==> flow/design.v <==
`timescale 1ns / 1ps
module processor(clk,rst,ld,kernel,o_img_re,o_img_addr,i_img_data,
                 o_out_we,o_out_addr,o_out_data,o_complete);
input clk,rst,ld;
input [143:0] kernel;
output o_img_re;
output [16:0] o_img_addr;
input [7:0] i_img_data;
output o_out_we;
output [15:0] o_out_addr;
output [7:0] o_out_data;
output o_complete;
wire pc_ctrl_sig;
wire [31:0] new_pc,o_pc,o_instr;
wire [36:0] WB_DATA;
wire wb_en;
wire [2:0] o_ctrl_alu;
wire o_bse,o_rd_ctrl,o_en;
wire [5:0] o_funct;
wire [4:0] o_shift_amt;
wire [31:0] o_a,o_b,o_b_ex,o_se,o_aluout_ex,o_mem_data,o_aluout_mem;
wire [4:0] o_rd,o_rd_ex,o_rd_mem;
wire [2:0] o_ctrl_mux,o_ctrl_mux_ex;
wire complete;
assign o_complete = complete;
IF    instruction_fetch(clk,rst,ld,kernel,new_pc,pc_ctrl_sig,o_pc,o_instr,complete);
ID    instruction_decode(clk,rst,ld,wb_en,WB_DATA[36:32],WB_DATA[31:0],o_pc,o_instr,o_ctrl_alu,o_bse,o_funct,o_shift_amt,o_a,o_b,o_se,o_rd,o_ctrl_mux,new_pc,pc_ctrl_sig);
EX    execute(clk,rst,ld,o_ctrl_alu,o_bse,o_funct,o_shift_amt,o_a,o_b,o_se,o_rd,o_ctrl_mux,o_ctrl_mux_ex,o_aluout_ex,o_b_ex,o_rd_ex);
ME    memory (clk,rst,ld,o_ctrl_mux_ex,o_aluout_ex,o_rd_ex,o_img_re,o_img_addr,i_img_data,o_rd_ctrl,o_en,o_mem_data,o_aluout_mem,o_rd_mem);
MW    mem_write(o_ctrl_mux_ex,o_aluout_ex,o_b_ex,complete,o_out_we,o_out_addr,o_out_data);
WB    wirte_back(o_rd_ctrl,o_en,o_mem_data,o_aluout_mem,o_rd_mem,WB_DATA,wb_en);
endmodule
`timescale 1ns / 1ps
module p_c(clk,rst,ld,run,ppc,npc);
input clk,rst,ld,run;
input [31:0] ppc;
output reg [31:0] npc;
always @(posedge clk) begin
        if(rst | ld)
            npc <= 0;
        else if(run)
            npc <= ppc;
end
endmodule
module IRAM(mul_1,mul_2,mul_3,mul_4,mul_5,mul_6,mul_7,mul_8,mul_9,pc,instr);
input [15:0] mul_1,mul_2,mul_3,mul_4,mul_5,mul_6,mul_7,mul_8,mul_9;
input [31:0] pc;
output reg [31:0] instr;
localparam AAD   = 6'b000001,
           AADI  = 6'b000010,
           MULI  = 6'b000011,
           SUBI  = 6'b000100,
           BEQ   = 6'b000101,
           JUMP  = 6'b000110,
           STORE = 6'b000111,
           LOAD  = 6'b001000,
           NOOP  = 6'b001001;
localparam REG_0  = 5'b00000,
           REG_1  = 5'b00001,
           REG_2  = 5'b00010,
           REG_3  = 5'b00011,
           REG_4  = 5'b00100,
           REG_5  = 5'b00101,
           REG_6  = 5'b00110,
           REG_7  = 5'b00111,
           REG_8  = 5'b01000,
           REG_9  = 5'b01001,
           REG_10 = 5'b01010,
           REG_11 = 5'b01011,
           REG_12 = 5'b01100,
           REG_13 = 5'b01101,
           REG_14 = 5'b01110,
           REG_15 = 5'b01111,
           REG_16 = 5'b10000,
           REG_17 = 5'b10001,
           REG_18 = 5'b10010,
           REG_19 = 5'b10011,
           REG_20 = 5'b10100,
           REG_21 = 5'b10101,
           REG_22 = 5'b10110,
           REG_23 = 5'b10111,
           REG_24 = 5'b11000,
           REG_25 = 5'b11001,
           REG_26 = 5'b11010,
           REG_27 = 5'b11011,
           REG_28 = 5'b11100,
           REG_29 = 5'b11101,
           REG_30 = 5'b11110,
           REG_31 = 5'b11111;
always @(*) begin
            instr = {NOOP,REG_0 ,REG_0 ,16'b0000_0000_0000_0000};
            case (pc[31:2])
                0 : instr = {AADI,REG_0,REG_1,16'b0000_0000_0000_0000};      
                1 : instr = {AADI,REG_0,REG_2,16'b0000_0000_0000_0000};      
                2 : instr = {AADI,REG_0,REG_3,16'b0000_0000_0000_0000};      
                3 : instr = {AADI,REG_0,REG_4,16'b0000_0000_0000_0000};      
                4 : instr = {AADI,REG_0,REG_5,16'b0000_0000_0000_0000};      
                5 : instr = {AADI,REG_0,REG_6,16'b0000_0000_0000_0000};      
                6 : instr = {AADI,REG_0,REG_7,16'b0000_0000_0000_0000};      
                7 : instr = {AADI,REG_0,REG_8,16'b0000_0000_0000_0000};      
                8 : instr = {AADI,REG_0,REG_9,16'b0000_0000_0000_0000};      
                9 : instr = {AADI,REG_0,REG_10,16'b0000_0000_0000_0000};      
               10 : instr = {AADI,REG_0,REG_25,16'b0000_0000_0000_0000};      
               11 : instr = {AADI,REG_0,REG_26,16'b0000_0001_0000_0000};      
               12 : instr = {AADI,REG_0,REG_27,16'b0000_0000_0000_0000};      
               13 : instr = {AADI,REG_0,REG_28,16'b0000_0000_0000_0000};      
               14 : instr = {AADI,REG_0,REG_29,16'b0000_0000_0000_0000};      
               15 : instr = {AADI,REG_0,REG_30,16'b0000_0000_0000_0000};      
               16 : instr = {AADI,REG_0,REG_31,16'b0000_0000_0000_0000};      
               17 : instr = {NOOP,REG_0 ,REG_0 ,16'b0000_0000_0000_0000};      
               18 : instr = {NOOP,REG_0 ,REG_0 ,16'b0000_0000_0000_0000};      
               19 : instr = {NOOP,REG_0 ,REG_0 ,16'b0000_0000_0000_0000};      
               20 : instr = {NOOP,REG_0 ,REG_0 ,16'b0000_0000_0000_0000};      
               21 : instr = {NOOP,REG_0 ,REG_0 ,16'b0000_0000_0000_0000};      
               22 : instr = {MULI,REG_30,REG_29,16'b0000_0001_0000_0010};      
               23 : instr = {NOOP,REG_0 ,REG_0 ,16'b0000_0000_0000_0000};      
               24 : instr = {NOOP,REG_0 ,REG_0 ,16'b0000_0000_0000_0000};      
               25 : instr = {NOOP,REG_0 ,REG_0 ,16'b0000_0000_0000_0000};      
               26 : instr = {NOOP,REG_0 ,REG_0 ,16'b0000_0000_0000_0000};      
               27 : instr = {NOOP,REG_0 ,REG_0 ,16'b0000_0000_0000_0000};      
               28 : instr = {AAD ,REG_29,REG_31,REG_29,5'b00000,6'b000000};    
               29 : instr = {NOOP,REG_0 ,REG_0 ,16'b0000_0000_0000_0000};      
               30 : instr = {NOOP,REG_0 ,REG_0 ,16'b0000_0000_0000_0000};      
               31 : instr = {NOOP,REG_0 ,REG_0 ,16'b0000_0000_0000_0000};      
               32 : instr = {NOOP,REG_0 ,REG_0 ,16'b0000_0000_0000_0000};      
               33 : instr = {NOOP,REG_0 ,REG_0 ,16'b0000_0000_0000_0000};      
               34 : instr = {AADI,REG_29,REG_28,16'b0000_0001_0000_0010};      
               35 : instr = {AADI,REG_29,REG_27,16'b0000_0010_0000_0100};      
               36 : instr = {LOAD,REG_29,REG_1,16'b0000_0000_0000_0000};       
               37 : instr = {LOAD,REG_29,REG_2,16'b0000_0000_0000_0001};       
               38 : instr = {LOAD,REG_29,REG_3,16'b0000_0000_0000_0010};       
               39 : instr = {LOAD,REG_28,REG_4,16'b0000_0000_0000_0000};       
               40 : instr = {LOAD,REG_28,REG_5,16'b0000_0000_0000_0001};       
               41 : instr = {LOAD,REG_28,REG_6,16'b0000_0000_0000_0010};       
               42 : instr = {LOAD,REG_27,REG_7,16'b0000_0000_0000_0000};       
               43 : instr = {LOAD,REG_27,REG_8,16'b0000_0000_0000_0001};       
               44 : instr = {LOAD,REG_27,REG_9,16'b0000_0000_0000_0010};       
               45 : instr = {MULI,REG_1 ,REG_1,mul_1};                         
               46 : instr = {MULI,REG_2 ,REG_2,mul_2};                         
               47 : instr = {MULI,REG_3 ,REG_3,mul_3};                         
               48 : instr = {MULI,REG_4 ,REG_4,mul_4};                         
               49 : instr = {MULI,REG_5 ,REG_5,mul_5};                         
               50 : instr = {MULI,REG_6 ,REG_6,mul_6};                         
               51 : instr = {MULI,REG_7 ,REG_7,mul_7};                         
               52 : instr = {MULI,REG_8 ,REG_8,mul_8};                         
               53 : instr = {MULI,REG_9 ,REG_9,mul_9};                         
               54 : instr = {AAD ,REG_1 ,REG_2 ,REG_2 ,5'b00000,6'b000000};    
               55 : instr = {AAD ,REG_3 ,REG_4 ,REG_4 ,5'b00000,6'b000000};    
               56 : instr = {AAD ,REG_5 ,REG_6 ,REG_6 ,5'b00000,6'b000000};    
               57 : instr = {AAD ,REG_7 ,REG_8 ,REG_8 ,5'b00000,6'b000000};    
               58 : instr = {NOOP,REG_0 ,REG_0 ,16'b0000_0000_0000_0000};      
               59 : instr = {AAD ,REG_2 ,REG_9 ,REG_2 ,5'b00000,6'b000000};    
               60 : instr = {AAD ,REG_4 ,REG_6 ,REG_4 ,5'b00000,6'b000000};    
               61 : instr = {NOOP,REG_0 ,REG_0 ,16'b0000_0000_0000_0000};      
               62 : instr = {NOOP,REG_0 ,REG_0 ,16'b0000_0000_0000_0000};      
               63 : instr = {NOOP,REG_0 ,REG_0 ,16'b0000_0000_0000_0000};      
               64 : instr = {AAD ,REG_2 ,REG_8 ,REG_2 ,5'b00000,6'b000000};    
               65 : instr = {NOOP,REG_0 ,REG_0 ,16'b0000_0000_0000_0000};      
               66 : instr = {NOOP,REG_0 ,REG_0 ,16'b0000_0000_0000_0000};      
               67 : instr = {NOOP,REG_0 ,REG_0 ,16'b0000_0000_0000_0000};      
               68 : instr = {NOOP,REG_0 ,REG_0 ,16'b0000_0000_0000_0000};      
               69 : instr = {AAD ,REG_4 ,REG_2 ,REG_10 ,5'b00000,6'b000000};    
               70 : instr = {AADI ,REG_31 ,REG_31,16'b0000_0000_0000_0001};    
               71 : instr = {NOOP,REG_0 ,REG_0 ,16'b0000_0000_0000_0000};      
               72 : instr = {NOOP,REG_0 ,REG_0 ,16'b0000_0000_0000_0000};      
               73 : instr = {NOOP,REG_0 ,REG_0 ,16'b0000_0000_0000_0000};      
               74 : instr = {STORE,REG_25,REG_10 ,16'b0000_0000_0000_0000};    
               75 : instr = {AADI ,REG_25 ,REG_25,16'b0000_0000_0000_0001};    
               76 : instr = {BEQ  ,REG_31 ,REG_26,16'b0000_0000_0000_0011};    
               77 : instr = {NOOP,REG_0 ,REG_0 ,16'b0000_0000_0000_0000};      
               78 : instr = {NOOP,REG_0 ,REG_0 ,16'b0000_0000_0000_0000};      
               79 : instr = {JUMP , 26'b00_0000_0000_0000_0000_0001_0101};  
               80 : instr = {NOOP,REG_0 ,REG_0 ,16'b0000_0000_0000_0000};      
               81 : instr = {AADI ,REG_0 ,REG_31 ,16'b0000_0000_0000_0000};    
               82 : instr = {AADI ,REG_30 ,REG_30,16'b0000_0000_0000_0001};    
               83 : instr = {NOOP,REG_0 ,REG_0 ,16'b0000_0000_0000_0000};      
               84 : instr = {NOOP,REG_0 ,REG_0 ,16'b0000_0000_0000_0000};      
               85 : instr = {NOOP,REG_0 ,REG_0 ,16'b0000_0000_0000_0000};      
               86 : instr = {NOOP,REG_0 ,REG_0 ,16'b0000_0000_0000_0000};      
               87 : instr = {BEQ  ,REG_30 ,REG_26,16'b0000_0000_0000_0011};    
               88 : instr = {NOOP,REG_0 ,REG_0 ,16'b0000_0000_0000_0000};      
               89 : instr = {JUMP , 26'b00_0000_0000_0000_0000_0001_0101};  
               90 : instr = {NOOP,REG_0 ,REG_0 ,16'b0000_0000_0000_0000};      
               91 : instr = {NOOP,REG_0 ,REG_0 ,16'b0000_0000_0000_0000};      
               default : instr = {NOOP,REG_0 ,REG_0 ,16'b0000_0000_0000_0000};
            endcase
end
endmodule
module inc_pc(ppc,npc);
input  [31:0] ppc;
output [31:0] npc;
assign npc = ppc + 4;
endmodule
module if_mux(c_sig,inc_pc,jump_addr,pc);
input c_sig;
input [31:0] inc_pc;
input [31:0] jump_addr;
output reg [31:0] pc;
always @(*) begin
       case(c_sig)
             0 : pc = inc_pc;
             1 : pc = jump_addr;
             default : pc = inc_pc;
       endcase
end
endmodule
module IF(clk,rst,ld,kernel,new_pc,pc_ctrl_sig,o_pc,o_instr,comp);
input clk,rst,ld;
input [143:0] kernel;
input [31:0] new_pc;
input pc_ctrl_sig;
output reg [31:0] o_pc,o_instr;
output comp;
localparam NOOP_INSTR = {6'b001001,26'b0};
wire [31:0] ppc,npc,incre_pc;
wire [31:0] instr;
reg complete;
reg run;
reg [15:0] k1,k2,k3,k4,k5,k6,k7,k8,k9;
assign comp = complete;
always @(posedge clk) begin
      if(ld) begin
          k1 <= kernel[15:0];
          k2 <= kernel[31:16];
          k3 <= kernel[47:32];
          k4 <= kernel[63:48];
          k5 <= kernel[79:64];
          k6 <= kernel[95:80];
          k7 <= kernel[111:96];
          k8 <= kernel[127:112];
          k9 <= kernel[143:128];
      end
end
wire at_end = (npc[31:2] == 92);
always @(posedge clk) begin
      if(rst) begin
          run <= 0;
          complete <= 0;
      end
      else if(ld) begin
          run <= 1;
          complete <= 0;
      end
      else if(run & at_end) begin
          run <= 0;
          complete <= 1;
      end
end
p_c    pc(clk,rst,ld,run & ~at_end,ppc,npc);
IRAM   iram(k1,k2,k3,k4,k5,k6,k7,k8,k9,npc,instr);
inc_pc increment_pc(npc,incre_pc);
if_mux IF_mucx(pc_ctrl_sig,incre_pc,new_pc,ppc);
always @(posedge clk) begin
      if(rst | ld) begin
          o_pc <= 0;
          o_instr <= NOOP_INSTR;
      end
      else begin
          o_pc <= incre_pc;
          o_instr <= (run & ~at_end) ? instr : NOOP_INSTR;
      end
end
endmodule
`timescale 1ns / 1ps
module control_unit(opcode,c_sig);
input [5:0] opcode;
output reg [10:0]c_sig;
always @(*) begin
       case(opcode)
           1 : c_sig = 11'b0_0_0_0_0_000_0_0_1;  
           2 : c_sig = 11'b0_1_0_0_1_001_0_0_1;  
           3 : c_sig = 11'b0_1_0_0_1_010_0_0_1;  
           4 : c_sig = 11'b0_1_0_0_1_011_0_0_1;  
           5 : c_sig = 11'b1_0_1_0_0_111_0_0_0;  
           6 : c_sig = 11'b1_0_0_1_0_111_0_0_0;  
           7 : c_sig = 11'b0_1_0_0_1_001_0_1_0;  
           8 : c_sig = 11'b0_1_0_0_1_001_1_0_1;  
           default : c_sig = 11'b0_0_0_0_0_111_0_0_0;  
       endcase
end
endmodule
module sign_extend(in_1,out);
input [15:0] in_1;
output reg [31:0] out;
wire s_bit = in_1[15];
always @(*) begin
       out = {s_bit,{16{1'b0}},in_1[14:0]};
end
endmodule
module branch_npc_add(in_1,in_2,out);
input [31:0] in_1,in_2;
output reg [31:0] out;
always @(*) begin
     if(in_1[31] == in_2[31]) begin
           out[30:0] =   in_1[30:0] + in_2[30:0];
           out[31] = in_1[31];
     end
     else begin
          if(in_1[30:0] > in_2[30:0]) begin
                out[30:0] =   in_1[30:0] - in_2[30:0];
                out[31] = in_1[31];
          end
          else begin
                out[30:0] =   in_2[30:0] - in_1[30:0];
                out[31] = in_2[31];
          end
     end
end
endmodule
module regbank(clk,rs,rt,we,rd,i_data,a,b,comp_sig);
input clk;
input [4:0] rs,rt,rd;
input we;
input [31:0] i_data;
output reg [31:0] a,b;
output comp_sig;
reg [31:0] regs [0:31];
function exists;
input [4:0] n;
begin
      exists = (n >= 1 && n <= 10) || (n >= 25);
end
endfunction
always @(posedge clk) begin
      if(we && exists(rd))
            regs[rd] <= i_data;
end
always @(*) begin
      if(!exists(rs))
            a = 0;
      else if(we && rd == rs)
            a = i_data;
      else
            a = regs[rs];
      if(!exists(rt))
            b = 0;
      else if(we && rd == rt)
            b = i_data;
      else
            b = regs[rt];
end
assign comp_sig = (a == b);
endmodule
module ID(clk,rst,ld,i_we,i_rd,wb,i_pc,i_instr,o_ctrl_alu,o_bse,o_funct,o_shift_amt,o_a,o_b,o_se,o_rd,o_ctrl_mux,new_pc,pc_ctrl_sig);
input clk,rst,ld;
input i_we;
input [4:0]  i_rd;
input [31:0] wb;
input [31:0] i_pc,i_instr;
output reg [2:0] o_ctrl_alu;
output reg o_bse;
output reg [5:0] o_funct;
output reg [4:0] o_shift_amt;
output reg [31:0] o_a,o_b,o_se;
output reg [4:0] o_rd;
output reg [2:0] o_ctrl_mux;
output [31:0] new_pc;
output pc_ctrl_sig;
wire [10:0] c_sig;
wire [31:0] a,b,se,npc_se,npc_branch;
wire [4:0] rd;
wire comp_sig;
control_unit      cu(i_instr[31:26],c_sig);
regbank           reg_bank(clk,i_instr[25:21],i_instr[20:16],i_we,i_rd,wb,a,b,comp_sig);
sign_extend       sig_ext(i_instr[15:0],se);
assign rd = c_sig[9] ?  i_instr[20:16] : i_instr[15:11];
branch_npc_add bna({i_instr[15],{14{1'b0}},i_instr[14:0],2'b00},i_pc[31:0],npc_se);
assign npc_branch = (c_sig[8]&comp_sig) ? npc_se : i_pc[31:0];
assign new_pc = c_sig[7] ? {i_pc[31:28],i_instr[25:0],2'b00} : npc_branch;
assign pc_ctrl_sig = c_sig[10];
always @(posedge clk) begin
    o_ctrl_alu <= c_sig[5:3];
    o_bse <= c_sig[6];
    o_funct <= i_instr[5:0];
    o_shift_amt <= i_instr[10:6];
    o_a <= a;
    o_b <= b;
    o_se <= se;
    o_rd <= rd;
    if(rst | ld)
        o_ctrl_mux <= 3'b000;
    else
        o_ctrl_mux <= {c_sig[2],c_sig[1],c_sig[0]};
end
endmodule
`timescale 1ns / 1ps
module ctrl_alu(c_sig,i_func,i_shift_amt,func,shift_amt);
input [2:0]c_sig;
input [5:0] i_func;
input [4:0] i_shift_amt;
output reg [5:0] func;
output reg [4:0] shift_amt;
always @(*) begin
     shift_amt = i_shift_amt;
     case(c_sig)
          0 : func = i_func;       
          1 : func = 6'b0;         
          2 : func = 6'b000011;    
          3 : func = 6'b000001;    
          default : func = 6'b0;
     endcase
end
endmodule
module alu(func,shiftamt,a,b,o_data);
input [5:0] func;
input [4:0] shiftamt;
input [31:0] a,b;
output reg [31:0] o_data;
always @(*) begin
              o_data = 0;
              case(func)
                   0 : begin
                        if(a[31] == b[31]) begin
                             o_data[30:0] =   a[30:0] + b[30:0];
                             o_data[31] = a[31];
                        end
                       else begin
                            if(a[30:0] > b[30:0]) begin
                                  o_data[30:0] =   a[30:0] - b[30:0];
                                  o_data[31] =     a[31];
                            end
                       else begin
                                  o_data[30:0] =   b[30:0] - a[30:0];
                                  o_data[31] = b[31];
                       end
                  end
                   end
                   1 : o_data = a - b;
                   3 : begin
                         o_data[31]  = a[31]^b[31];
                         o_data[30:0]= a[30:0] * b[30:0];
                   end
                   4 : o_data = b >> shiftamt;
                   5 : o_data = b << shiftamt;
                   6 : o_data = a >> shiftamt;
                   7 : o_data = a << shiftamt;
                   default : o_data = 0;
              endcase
end
endmodule
module EX(clk,rst,ld,i_c_sig,i_bse,i_funct,i_shift_amt,i_a,i_b,i_se,i_rd,i_ctrl_mux,o_ctrl_mux,o_aluout,o_b,o_rd);
input clk,rst,ld;
input [2:0] i_c_sig;
input i_bse;
input [5:0] i_funct;
input [4:0] i_shift_amt;
input [31:0] i_a,i_b,i_se;
input [4:0] i_rd;
input [2:0] i_ctrl_mux;
output reg [2:0]  o_ctrl_mux;
output reg [31:0] o_aluout,o_b;
output reg [4:0]  o_rd;
wire [5:0] func;
wire [4:0] shift_amt;
wire [31:0] b_se,aluout;
ctrl_alu control_alu(i_c_sig,i_funct,i_shift_amt,func,shift_amt);
alu      ALU(func,shift_amt,i_a,b_se,aluout);
assign b_se = i_bse ? i_se : i_b;
always @(posedge clk) begin
      o_aluout   <= aluout;
      o_b        <= i_b;
      o_rd       <= i_rd;
      if(rst | ld)
            o_ctrl_mux <= 3'b000;
      else
            o_ctrl_mux <= i_ctrl_mux;
end
endmodule
`timescale 1ns / 1ps
module ME(clk,rst,ld,i_ctrl_mux_ex,i_aluout_ex,i_rd_ex,o_img_re,o_img_addr,i_img_data,o_rd_ctrl,o_en,o_mem_data,o_aluout_mem,o_rd_mem);
input clk,rst,ld;
input [2:0]  i_ctrl_mux_ex;
input [31:0] i_aluout_ex;
input [4:0]  i_rd_ex;
output o_img_re;
output [16:0] o_img_addr;
input [7:0] i_img_data;
output reg o_rd_ctrl,o_en;
output reg [31:0] o_mem_data,o_aluout_mem;
output reg [4:0] o_rd_mem;
assign o_img_re   = (i_ctrl_mux_ex[2:1] == 2);
assign o_img_addr = i_aluout_ex[16:0];
always @(posedge clk) begin
       o_rd_ctrl <= i_ctrl_mux_ex[2];
       if(rst | ld)
             o_en <= 1'b0;
       else
             o_en <= i_ctrl_mux_ex[0];
       o_mem_data <= {24'b0,i_img_data};
       o_aluout_mem <= i_aluout_ex;
       o_rd_mem <= i_rd_ex;
end
endmodule
module MW(i_ctrl_mux_ex,i_aluout_ex,i_b_ex,complete,o_we,o_addr,o_data);
input [2:0]  i_ctrl_mux_ex;
input [31:0] i_aluout_ex,i_b_ex;
input complete;
output o_we;
output [15:0] o_addr;
output reg [7:0] o_data;
assign o_we   = (i_ctrl_mux_ex[2:1] == 1) & ~complete;
assign o_addr = i_aluout_ex[15:0];
always @(*) begin
          if(i_b_ex[31] == 1)
              o_data = 8'b00000000;
          else if(i_b_ex >= 255)
              o_data = 8'b11111111;
          else
              o_data = i_b_ex[7:0];
end
endmodule
`timescale 1ns / 1ps
module WB(i_rd_ctrl,i_en,i_mem_data,i_aluout_mem,i_rd_mem,WB_DATA,o_we);
input i_rd_ctrl,i_en;
input [31:0] i_mem_data,i_aluout_mem;
input [4:0] i_rd_mem;
output [36:0] WB_DATA;
output o_we;
wire [31:0] data = i_rd_ctrl ? i_mem_data : i_aluout_mem;
assign WB_DATA = {i_rd_mem,data};
assign o_we = i_en;
endmodule
==> reports on processor <==
# From RTL to reports: processor

Tool output for the design above before and after an edit, in the order of the flow.
Lines under "before" count in the file above, lines under "after" in the edited file.
"change" is "after" less "before", of the values as shown; "relative change" is that difference over "before", in percent.
Operators: Yosys type, input widths -> output width; for muxes data width and select width s.
Library cell names are shortened.
The mark n/a stands for no value.

Design top: processor
Clock: clk
Cell library: sky130hd
Corner: tt_025C_1v80

# The edit

The edit as a unified diff against the file above.
A script made this edit. It changes what the design does and was not meant as an optimisation.

```diff
@@ -312,5 +312,5 @@
 input [4:0] rs,rt,rd;
 input we;
-input [31:0] i_data;
+input [30:0] i_data;
 output reg [31:0] a,b;
 output comp_sig;
```

# After elaboration

Source: Yosys, flattened and elaborated, memories not mapped. Widths are those after wreduce. Print and check cells do not count. Equal cells are merged and count once.
Yosys's memory passes give these memory sizes; they may raise the number of words (mostly to a power of two), join words into wider ones and drop unused or constant bits.

Cells by class:

| element                   | before | after | change | relative change (%) |
| add/subtract/negate cells | 8      | 8     | 0      | 0.00 |
| multiply operators        | 1      | 1     | 0      | 0.00 |
| order comparisons         | 12     | 12    | 0      | 0.00 |
| equal/unequal tests       | 71     | 71    | 0      | 0.00 |
| shift-type cells          | 4      | 4     | 0      | 0.00 |
| multiplexer cells         | 33     | 30    | -3     | -9.09 |
| bitwise operators         | 11     | 10    | -1     | -9.09 |
| reduce/logical cells      | 19     | 19    | 0      | 0.00 |

Operators with widths:

| operator            | before | after | change | relative change (%) |
| $mux 1              | 7      | 5     | -2     | -28.57 |
| $mux 32             | 9      | 8     | -1     | -11.11 |
| $mux 31             | 4      | 5     | +1     | +25.00 |
| $pmux 1 s7          | 1      | 0     | -1     | -100.00 |
| $xor 1x1->1         | 1      | 0     | -1     | -100.00 |
| $eq 30x6->1 const B | 26     | 26    | 0      | 0.00 |
| $eq 30x7->1 const B | 12     | 12    | 0      | 0.00 |
| $eq 30x4->1 const B | 8      | 8     | 0      | 0.00 |
| $logic_and 1x1->1   | 6      | 6     | 0      | 0.00 |
| $not 1->1           | 5      | 5     | 0      | 0.00 |
| $reduce_or 2->1     | 5      | 5     | 0      | 0.00 |
| $and 1x1->1         | 4      | 4     | 0      | 0.00 |
| $eq 30x3->1 const B | 4      | 4     | 0      | 0.00 |
| $eq 6x3->1 const B  | 4      | 4     | 0      | 0.00 |
| $mux 5              | 4      | 4     | 0      | 0.00 |
| $eq 30x5->1 const B | 3      | 3     | 0      | 0.00 |
| $ge 5x1->1 const B  | 3      | 3     | 0      | 0.00 |
| $ge 5x5->1 const B  | 3      | 3     | 0      | 0.00 |
| $le 5x4->1 const B  | 3      | 3     | 0      | 0.00 |
| $logic_or 1x1->1    | 3      | 3     | 0      | 0.00 |
| $eq 1x1->1          | 2      | 2     | 0      | 0.00 |
| $eq 3x2->1 const B  | 2      | 2     | 0      | 0.00 |
| $eq 30x2->1 const B | 2      | 2     | 0      | 0.00 |
| $eq 5x5->1          | 2      | 2     | 0      | 0.00 |
| $mux 8              | 2      | 2     | 0      | 0.00 |
| $shl 32x5->32       | 2      | 2     | 0      | 0.00 |
| $shr 32x5->32       | 2      | 2     | 0      | 0.00 |
| $sub 31x31->31      | 2      | 2     | 0      | 0.00 |

Not every row of either side is listed.

Bit counts:

| element                         | before | after | change | relative change (%) |
| register bits                   | 464    | 462   | -2     | -0.43 |
| RAM bits                        | 1024   | 1024  | 0      | 0.00 |
| ROM bits                        | 176    | 176   | 0      | 0.00 |
| word width x clocked read ports | 75     | 75    | 0      | 0.00 |
| memories                        | 2      | 2     | 0      | 0.00 |
| bits of input ports             | 155    | 155   | 0      | 0.00 |

Memories:

| element                                      | before                                                              | after |
| shape (words x width / read and write ports) | instruction_decode.reg_bank.regs 32 x 32 bit 2R1W; 16 x 11 bit 1R0W | instruction_decode.reg_bank.regs 32 x 32 bit 2R1W; 16 x 11 bit 1R0W |

# Depth

Yosys ltp: most cells in a row. Word level: on the elaborated netlist, between registers, memories and ports. Mapped: between sequential cells and ports; inverters and the memories' decode and read muxes count.

Logic depth:

| element                       | before | after | change | relative change (%) |
| depth in word-level cells     | 9      | 9     | 0      | 0.00 |
| ABC_AREA                      | 0      | 0     | n/a    | n/a |
| gate-level depth with buffers | 30     | 32    | +2     | +6.67 |
| depth with buffers taken out  | 27     | 28    | +1     | +3.70 |

# After synthesis

Source: synth_stat.txt of the flow (Yosys; design flattened, memories mapped). It holds for the ABC_AREA given above (unset counts as 0); a run with the other value may have another netlist.

Cell types:

| cell type | before | after | change | relative change (%) |
| o22ai_1   | 98     | 47    | -51    | -52.04 |
| o21ai_0   | 233    | 203   | -30    | -12.88 |
| a21oi_1   | 286    | 311   | +25    | +8.74 |
| mux2i_1   | 366    | 387   | +21    | +5.74 |
| nand2_1   | 546    | 526   | -20    | -3.66 |
| mux4_2    | 457    | 437   | -20    | -4.38 |
| clkbuf_1  | 291    | 271   | -20    | -6.87 |
| nand2b_1  | 34     | 52    | +18    | +52.94 |
| a32o_1    | 25     | 7     | -18    | -72.00 |
| edfxtp_1  | 1144   | 1128  | -16    | -1.40 |
| a22oi_1   | 103    | 119   | +16    | +15.53 |
| a21o_1    | 60     | 45    | -15    | -25.00 |
| mux4_1    | 1      | 15    | +14    | +1400.00 |
| nor2b_1   | 97     | 85    | -12    | -12.37 |
| mux2_2    | 43     | 31    | -12    | -27.91 |
| nand3_1   | 90     | 79    | -11    | -12.22 |
| a222oi_1  | 13     | 23    | +10    | +76.92 |
| or3_1     | 27     | 36    | +9     | +33.33 |

Not every row of either side is listed.

Synthesis totals:

| element                 | before  | after   | change  | relative change (%) |
| cell count              | 7279    | 7146    | -133    | -1.83 |
| chip area (Yosys) (um2) | 89285.6 | 88254.6 | -1031.0 | -1.15 |
| sequential area (um2)   | 40619.0 | 40038.4 | -580.6  | -1.43 |
| flip-flop cells         | 1457    | 1436    | -21     | -1.44 |
| buffer cells            | 507     | 503     | -4      | -0.79 |

By module: a second synthesis without flattening, with its own total; a netlist apart from the flattened one above.

Second synthesis, totals:

| element                                       | before  | after   | change  | relative change (%) |
| cells (unflattened synthesis)                 | 7813    | 7775    | -38     | -0.49 |
| area total of the unflattened synthesis (um2) | 95689.3 | 94419.3 | -1270.0 | -1.33 |

Rows give one instance, submodules left out.

By module, before:

| module         | instances | cells | area (um2) | seq. area (um2) |
| regbank        | 1         | 2539  | 47789.6    | 30749.5 |
| alu            | 1         | 2963  | 23545.1    | 0.0 |
| IF             | 1         | 300   | 6238.5     | 5645.4 |
| branch_npc_add | 1         | 762   | 5084.9     | 0.0 |
| ID             | 1         | 263   | 3453.3     | 2382.3 |
| IRAM           | 1         | 393   | 2537.4     | 0.0 |
| EX             | 1         | 111   | 2008.2     | 1441.4 |
| ME             | 1         | 91    | 1271.2     | 940.9 |
| p_c            | 1         | 105   | 1156.1     | 640.6 |
| WB             | 1         | 42    | 589.3      | 0.0 |
| inc_pc         | 1         | 83    | 580.6      | 0.0 |
| if_mux         | 1         | 36    | 544.3      | 0.0 |
| MW             | 1         | 45    | 305.3      | 0.0 |
| control_unit   | 1         | 32    | 245.2      | 0.0 |

before: Further modules, not shown: 3.

By module, after:

| module         | instances | cells | area (um2) | seq. area (um2) |
| regbank        | 1         | 2501  | 46519.6    | 29668.5 |
| alu            | 1         | 2963  | 23545.1    | 0.0 |
| IF             | 1         | 300   | 6238.5     | 5645.4 |
| branch_npc_add | 1         | 762   | 5084.9     | 0.0 |
| ID             | 1         | 263   | 3453.3     | 2382.3 |
| IRAM           | 1         | 393   | 2537.4     | 0.0 |
| EX             | 1         | 111   | 2008.2     | 1441.4 |
| ME             | 1         | 91    | 1271.2     | 940.9 |
| p_c            | 1         | 105   | 1156.1     | 640.6 |
| WB             | 1         | 42    | 589.3      | 0.0 |
| inc_pc         | 1         | 83    | 580.6      | 0.0 |
| if_mux         | 1         | 36    | 544.3      | 0.0 |
| MW             | 1         | 45    | 305.3      | 0.0 |
| control_unit   | 1         | 32    | 245.2      | 0.0 |

after: Further modules, not shown: 3.

# Path before layout

Path of least setup slack by OpenSTA after synthesis, without wires, with an ideal clock, recovery checks aside; 20% of the period is set as input and as output delay. Where synthesis merged equal registers, the netlist keeps one of their names.

Path post-synthesis:

| element                       | before                            | after                             | change | relative change (%) |
| kind                          | register to register              | register to register              | n/a    | n/a |
| from                          | register instruction_decode.o_bse | register instruction_decode.o_bse | n/a    | n/a |
| to                            | register execute.o_aluout[30]     | register execute.o_aluout[27]     | n/a    | n/a |
| period (ns)                   | 11.0                              | 11.0                              | 0.0    | 0.00 |
| time at the first pin (ns)    | 0.000                             | 0.000                             | 0.000  | n/a |
| arrival (ns)                  | 7.657                             | 7.901                             | +0.244 | +3.19 |
| data required time (ns)       | 10.859                            | 10.872                            | +0.013 | +0.12 |
| setup slack (ns)              | 3.202                             | 2.971                             | -0.231 | n/a |
| delay of the path (ns)        | 7.798                             | 8.029                             | +0.231 | +2.96 |
| stages                        | 30                                | 29                                | -1     | -3.33 |
| synthesis period reached (ns) | 7.798                             | 8.029                             | +0.231 | +2.96 |

"delay of the path" = arrival - input delay + setup time.
"stages": output pins that drive a net of the path, with the launching flip-flop's if there is one; two outputs of one cell count as two.
"synthesis period reached" is the clock period less the worst setup slack; recovery checks do not enter. This is arithmetic on one report: input and output delays are still those of the set period (20% each).
The rows between start and end are the longest chain of elaborated cells between them; the timing report does not say that the signal goes this way. Where chains are equally long, one stands for them.
Each line given opens the expression or statement behind the cell; cells for indexed reads and writes are added by Yosys, which also makes memories of some case tables.

On the way, post-synthesis, before:
Cells stage by stage: dfxtp_1 > buf_1 > mux2_2 > clkbuf_1 > buf_1 > ha_1 > inv_1 > fa_1 > inv_1 > fa_1 > fa_1 > inv_1 > fa_1 > inv_1 > fa_1 > inv_1 > fa_1 > inv_1 > fa_1 > fa_1 > ha_1 > a21o_1 > a21o_1 > a21oi_1 > nor3b_1 > a211oi_1 > nand2b_1 > a221oi_1 > xnor2_1 > o221ai_1
Cells in the longest elaborated chain: 5
Elaborated cells between the ends (all ways): 13
Source lines of those cells: 11
Classes of those cells: 4 x add/sub; 1 x mul; 1 x compare; 1 x eq/ne; 2 x shift; 4 x mux

RTL lines, path post-synthesis, before:

| element            | RTL line | RTL |
| start: declaration | 351      | `output reg o_bse;` |
| start: assignment  | 373      | `o_bse <= c_sig[6];` |
| $mux 32            | 458      | `assign b_se = i_bse ? i_se : i_b;` |
| $sub 31x31->31     | 423      | `o_data[30:0] =   b[30:0] - a[30:0];` |
| $mux 31            | 418      | `if(a[30:0] > b[30:0]) begin` |
| $mux 31            | 413      | `if(a[31] == b[31]) begin` |
| $pmux 31 s7        | 411      | `case(func)` |
| end: assignment    | 460      | `o_aluout   <= aluout;` |
| end: declaration   | 451      | `output reg [31:0] o_aluout,o_b;` |

On the way, post-synthesis, after:
Cells stage by stage: dfxtp_1 > buf_1 > buf_1 > mux2i_1 > clkinv_1 > ha_1 > fa_1 > fa_1 > inv_1 > fa_1 > inv_1 > fa_1 > ha_1 > ha_1 > fa_1 > fa_1 > ha_1 > a21oi_1 > nor2_1 > or3_1 > o311ai_0 > o21ai_0 > nand3_1 > a311oi_1 > a41o_1 > o31ai_1 > xnor2_1 > nand2_1 > nand4_1
Cells in the longest elaborated chain: 5
Elaborated cells between the ends (all ways): 13
Source lines of those cells: 11
Classes of those cells: 4 x add/sub; 1 x mul; 1 x compare; 1 x eq/ne; 2 x shift; 4 x mux

RTL lines, path post-synthesis, after:

| element            | RTL line | RTL |
| start: declaration | 351      | `output reg o_bse;` |
| start: assignment  | 373      | `o_bse <= c_sig[6];` |
| $mux 32            | 458      | `assign b_se = i_bse ? i_se : i_b;` |
| $sub 31x31->31     | 423      | `o_data[30:0] =   b[30:0] - a[30:0];` |
| $mux 31            | 418      | `if(a[30:0] > b[30:0]) begin` |
| $mux 31            | 413      | `if(a[31] == b[31]) begin` |
| $pmux 31 s7        | 411      | `case(func)` |
| end: assignment    | 460      | `o_aluout   <= aluout;` |
| end: declaration   | 451      | `output reg [31:0] o_aluout,o_b;` |

# Timing after layout

Path of least setup slack in the final report of each run of pair A (OpenROAD, finished layout, wires in). Where an end is a register, its clock arrival counts in the times.

Path post-layout:

| element                    | before                            | after                             | change | relative change (%) |
| kind                       | register to register              | register to register              | n/a    | n/a |
| from                       | register instruction_decode.o_bse | register instruction_decode.o_bse | n/a    | n/a |
| to                         | register execute.o_aluout[29]     | register execute.o_aluout[29]     | n/a    | n/a |
| period (ns)                | 11.0                              | 11.0                              | 0.0    | 0.00 |
| time at the first pin (ns) | 0.81                              | 0.82                              | +0.01  | +1.23 |
| arrival (ns)               | 9.87                              | 9.56                              | -0.31  | -3.14 |
| data required time (ns)    | 11.67                             | 11.69                             | +0.02  | +0.17 |
| setup slack (ns)           | 1.80                              | 2.14                              | +0.34  | n/a |
| stages                     | 23                                | 26                                | +3     | +13.04 |

The rows between start and end are the longest chain of elaborated cells between them; the timing report does not say that the signal goes this way. Where chains are equally long, one stands for them.

On the way, post-layout, before:
Cells stage by stage: dfxtp_2 > buf_4 > mux2_2 > clkinv_1 > nor2_1 > fa_1 > fa_1 > fa_1 > inv_1 > fa_1 > fa_1 > fa_1 > inv_1 > fa_1 > fa_1 > ha_1 > nor2_1 > mux2i_1 > o22ai_1 > a21oi_1 > o21ai_0 > a221oi_1 > nand2_1
Cells in the longest elaborated chain: 5
Elaborated cells between the ends (all ways): 13
Source lines of those cells: 11
Classes of those cells: 4 x add/sub; 1 x mul; 1 x compare; 1 x eq/ne; 2 x shift; 4 x mux

RTL lines, path post-layout, before:

| element            | RTL line | RTL |
| start: declaration | 351      | `output reg o_bse;` |
| start: assignment  | 373      | `o_bse <= c_sig[6];` |
| $mux 32            | 458      | `assign b_se = i_bse ? i_se : i_b;` |
| $sub 31x31->31     | 423      | `o_data[30:0] =   b[30:0] - a[30:0];` |
| $mux 31            | 418      | `if(a[30:0] > b[30:0]) begin` |
| $mux 31            | 413      | `if(a[31] == b[31]) begin` |
| $pmux 31 s7        | 411      | `case(func)` |
| end: assignment    | 460      | `o_aluout   <= aluout;` |
| end: declaration   | 451      | `output reg [31:0] o_aluout,o_b;` |

On the way, post-layout, after:
Cells stage by stage: dfxtp_2 > mux2i_2 > clkinv_1 > ha_1 > fa_1 > fa_1 > fa_1 > fa_1 > ha_1 > ha_1 > fa_1 > fa_1 > ha_1 > inv_1 > nor2_1 > nor2_1 > o21ai_0 > o311ai_0 > o21ai_0 > nand3_1 > a311oi_1 > a41o_1 > o21bai_1 > mux2i_1 > a21oi_1 > o21ai_0
Cells in the longest elaborated chain: 5
Elaborated cells between the ends (all ways): 13
Source lines of those cells: 11
Classes of those cells: 4 x add/sub; 1 x mul; 1 x compare; 1 x eq/ne; 2 x shift; 4 x mux

RTL lines, path post-layout, after:

| element            | RTL line | RTL |
| start: declaration | 351      | `output reg o_bse;` |
| start: assignment  | 373      | `o_bse <= c_sig[6];` |
| $mux 32            | 458      | `assign b_se = i_bse ? i_se : i_b;` |
| $sub 31x31->31     | 423      | `o_data[30:0] =   b[30:0] - a[30:0];` |
| $mux 31            | 418      | `if(a[30:0] > b[30:0]) begin` |
| $mux 31            | 413      | `if(a[31] == b[31]) begin` |
| $pmux 31 s7        | 411      | `case(func)` |
| end: assignment    | 460      | `o_aluout   <= aluout;` |
| end: declaration   | 451      | `output reg [31:0] o_aluout,o_b;` |

# Layout results

Both versions went through the flow (Yosys, OpenROAD) with the same settings in each pair. Constraints: input delay and output delay 20% of the set period each, output load 0.01 pF.

Flow settings, pair A:
CORE_UTILIZATION: 40
period_ns: 11.0
CAP_MARGIN: 20
CORE_MARGIN: 2
SLEW_MARGIN: 20

Measured results, pair A:

| element                               | before   | after    | change  | relative change (%) |
| synthesized cell area (um2)           | 89285.6  | 88254.6  | -1031.0 | -1.15 |
| die area (um2)                        | 227009.0 | 224411.0 | -2598.0 | -1.14 |
| standard-cell area after layout (um2) | 101604.0 | 100315.0 | -1289.0 | -1.27 |
| utilization (%)                       | 45.7     | 45.7     | 0.0     | n/a |
| setup slack of the worst path (ns)    | 1.800    | 2.136    | +0.336  | n/a |
| summed negative setup slack (ns)      | 0.000    | 0.000    | 0.000   | n/a |
| worst-case hold slack (ns)            | 0.317    | 0.307    | -0.010  | n/a |
| power (mW)                            | 12.665   | 12.522   | -0.143  | -1.13 |
| period achieved (ns)                  | 9.200    | 8.864    | -0.336  | -3.65 |

Flow settings, pair B:
CELL_PAD_IN_SITES_DETAIL_PLACEMENT: 1
CELL_PAD_IN_SITES_GLOBAL_PLACEMENT: 0
CORE_UTILIZATION: 45
GPL_ROUTABILITY_DRIVEN: 0
MAX_ROUTING_LAYER: met5
PLACE_DENSITY_LB_ADDON: 0.23
TNS_END_PERCENT: 50
period_ns: 7.26
CAP_MARGIN: 20
CORE_MARGIN: 2
SLEW_MARGIN: 20

Measured results, pair B:

| element                               | before   | after    | change  | relative change (%) |
| synthesized cell area (um2)           | 89285.6  | 88254.6  | -1031.0 | -1.15 |
| die area (um2)                        | 201992.0 | 199679.0 | -2313.0 | -1.15 |
| standard-cell area after layout (um2) | 103857.0 | 103304.0 | -553.0  | -0.53 |
| utilization (%)                       | 52.7     | 53.0     | +0.3    | n/a |
| setup slack of the worst path (ns)    | -0.320   | -0.241   | +0.079  | n/a |
| summed negative setup slack (ns)      | -1.235   | -0.908   | +0.327  | n/a |
| worst-case hold slack (ns)            | 0.323    | 0.333    | +0.010  | n/a |
| power (mW)                            | 19.117   | 19.292   | +0.175  | +0.92 |
| period achieved (ns)                  | 7.580    | 7.501    | -0.079  | -1.04 |

By "period achieved" is meant the clock period of the run minus its worst setup slack. This is arithmetic on one report: input and output delays are still those of the set period (20% each).
By "power" is meant OpenSTA's value without simulated activity: inputs other than the clock are taken to toggle once in ten clock periods, and the tool carries that through the logic.
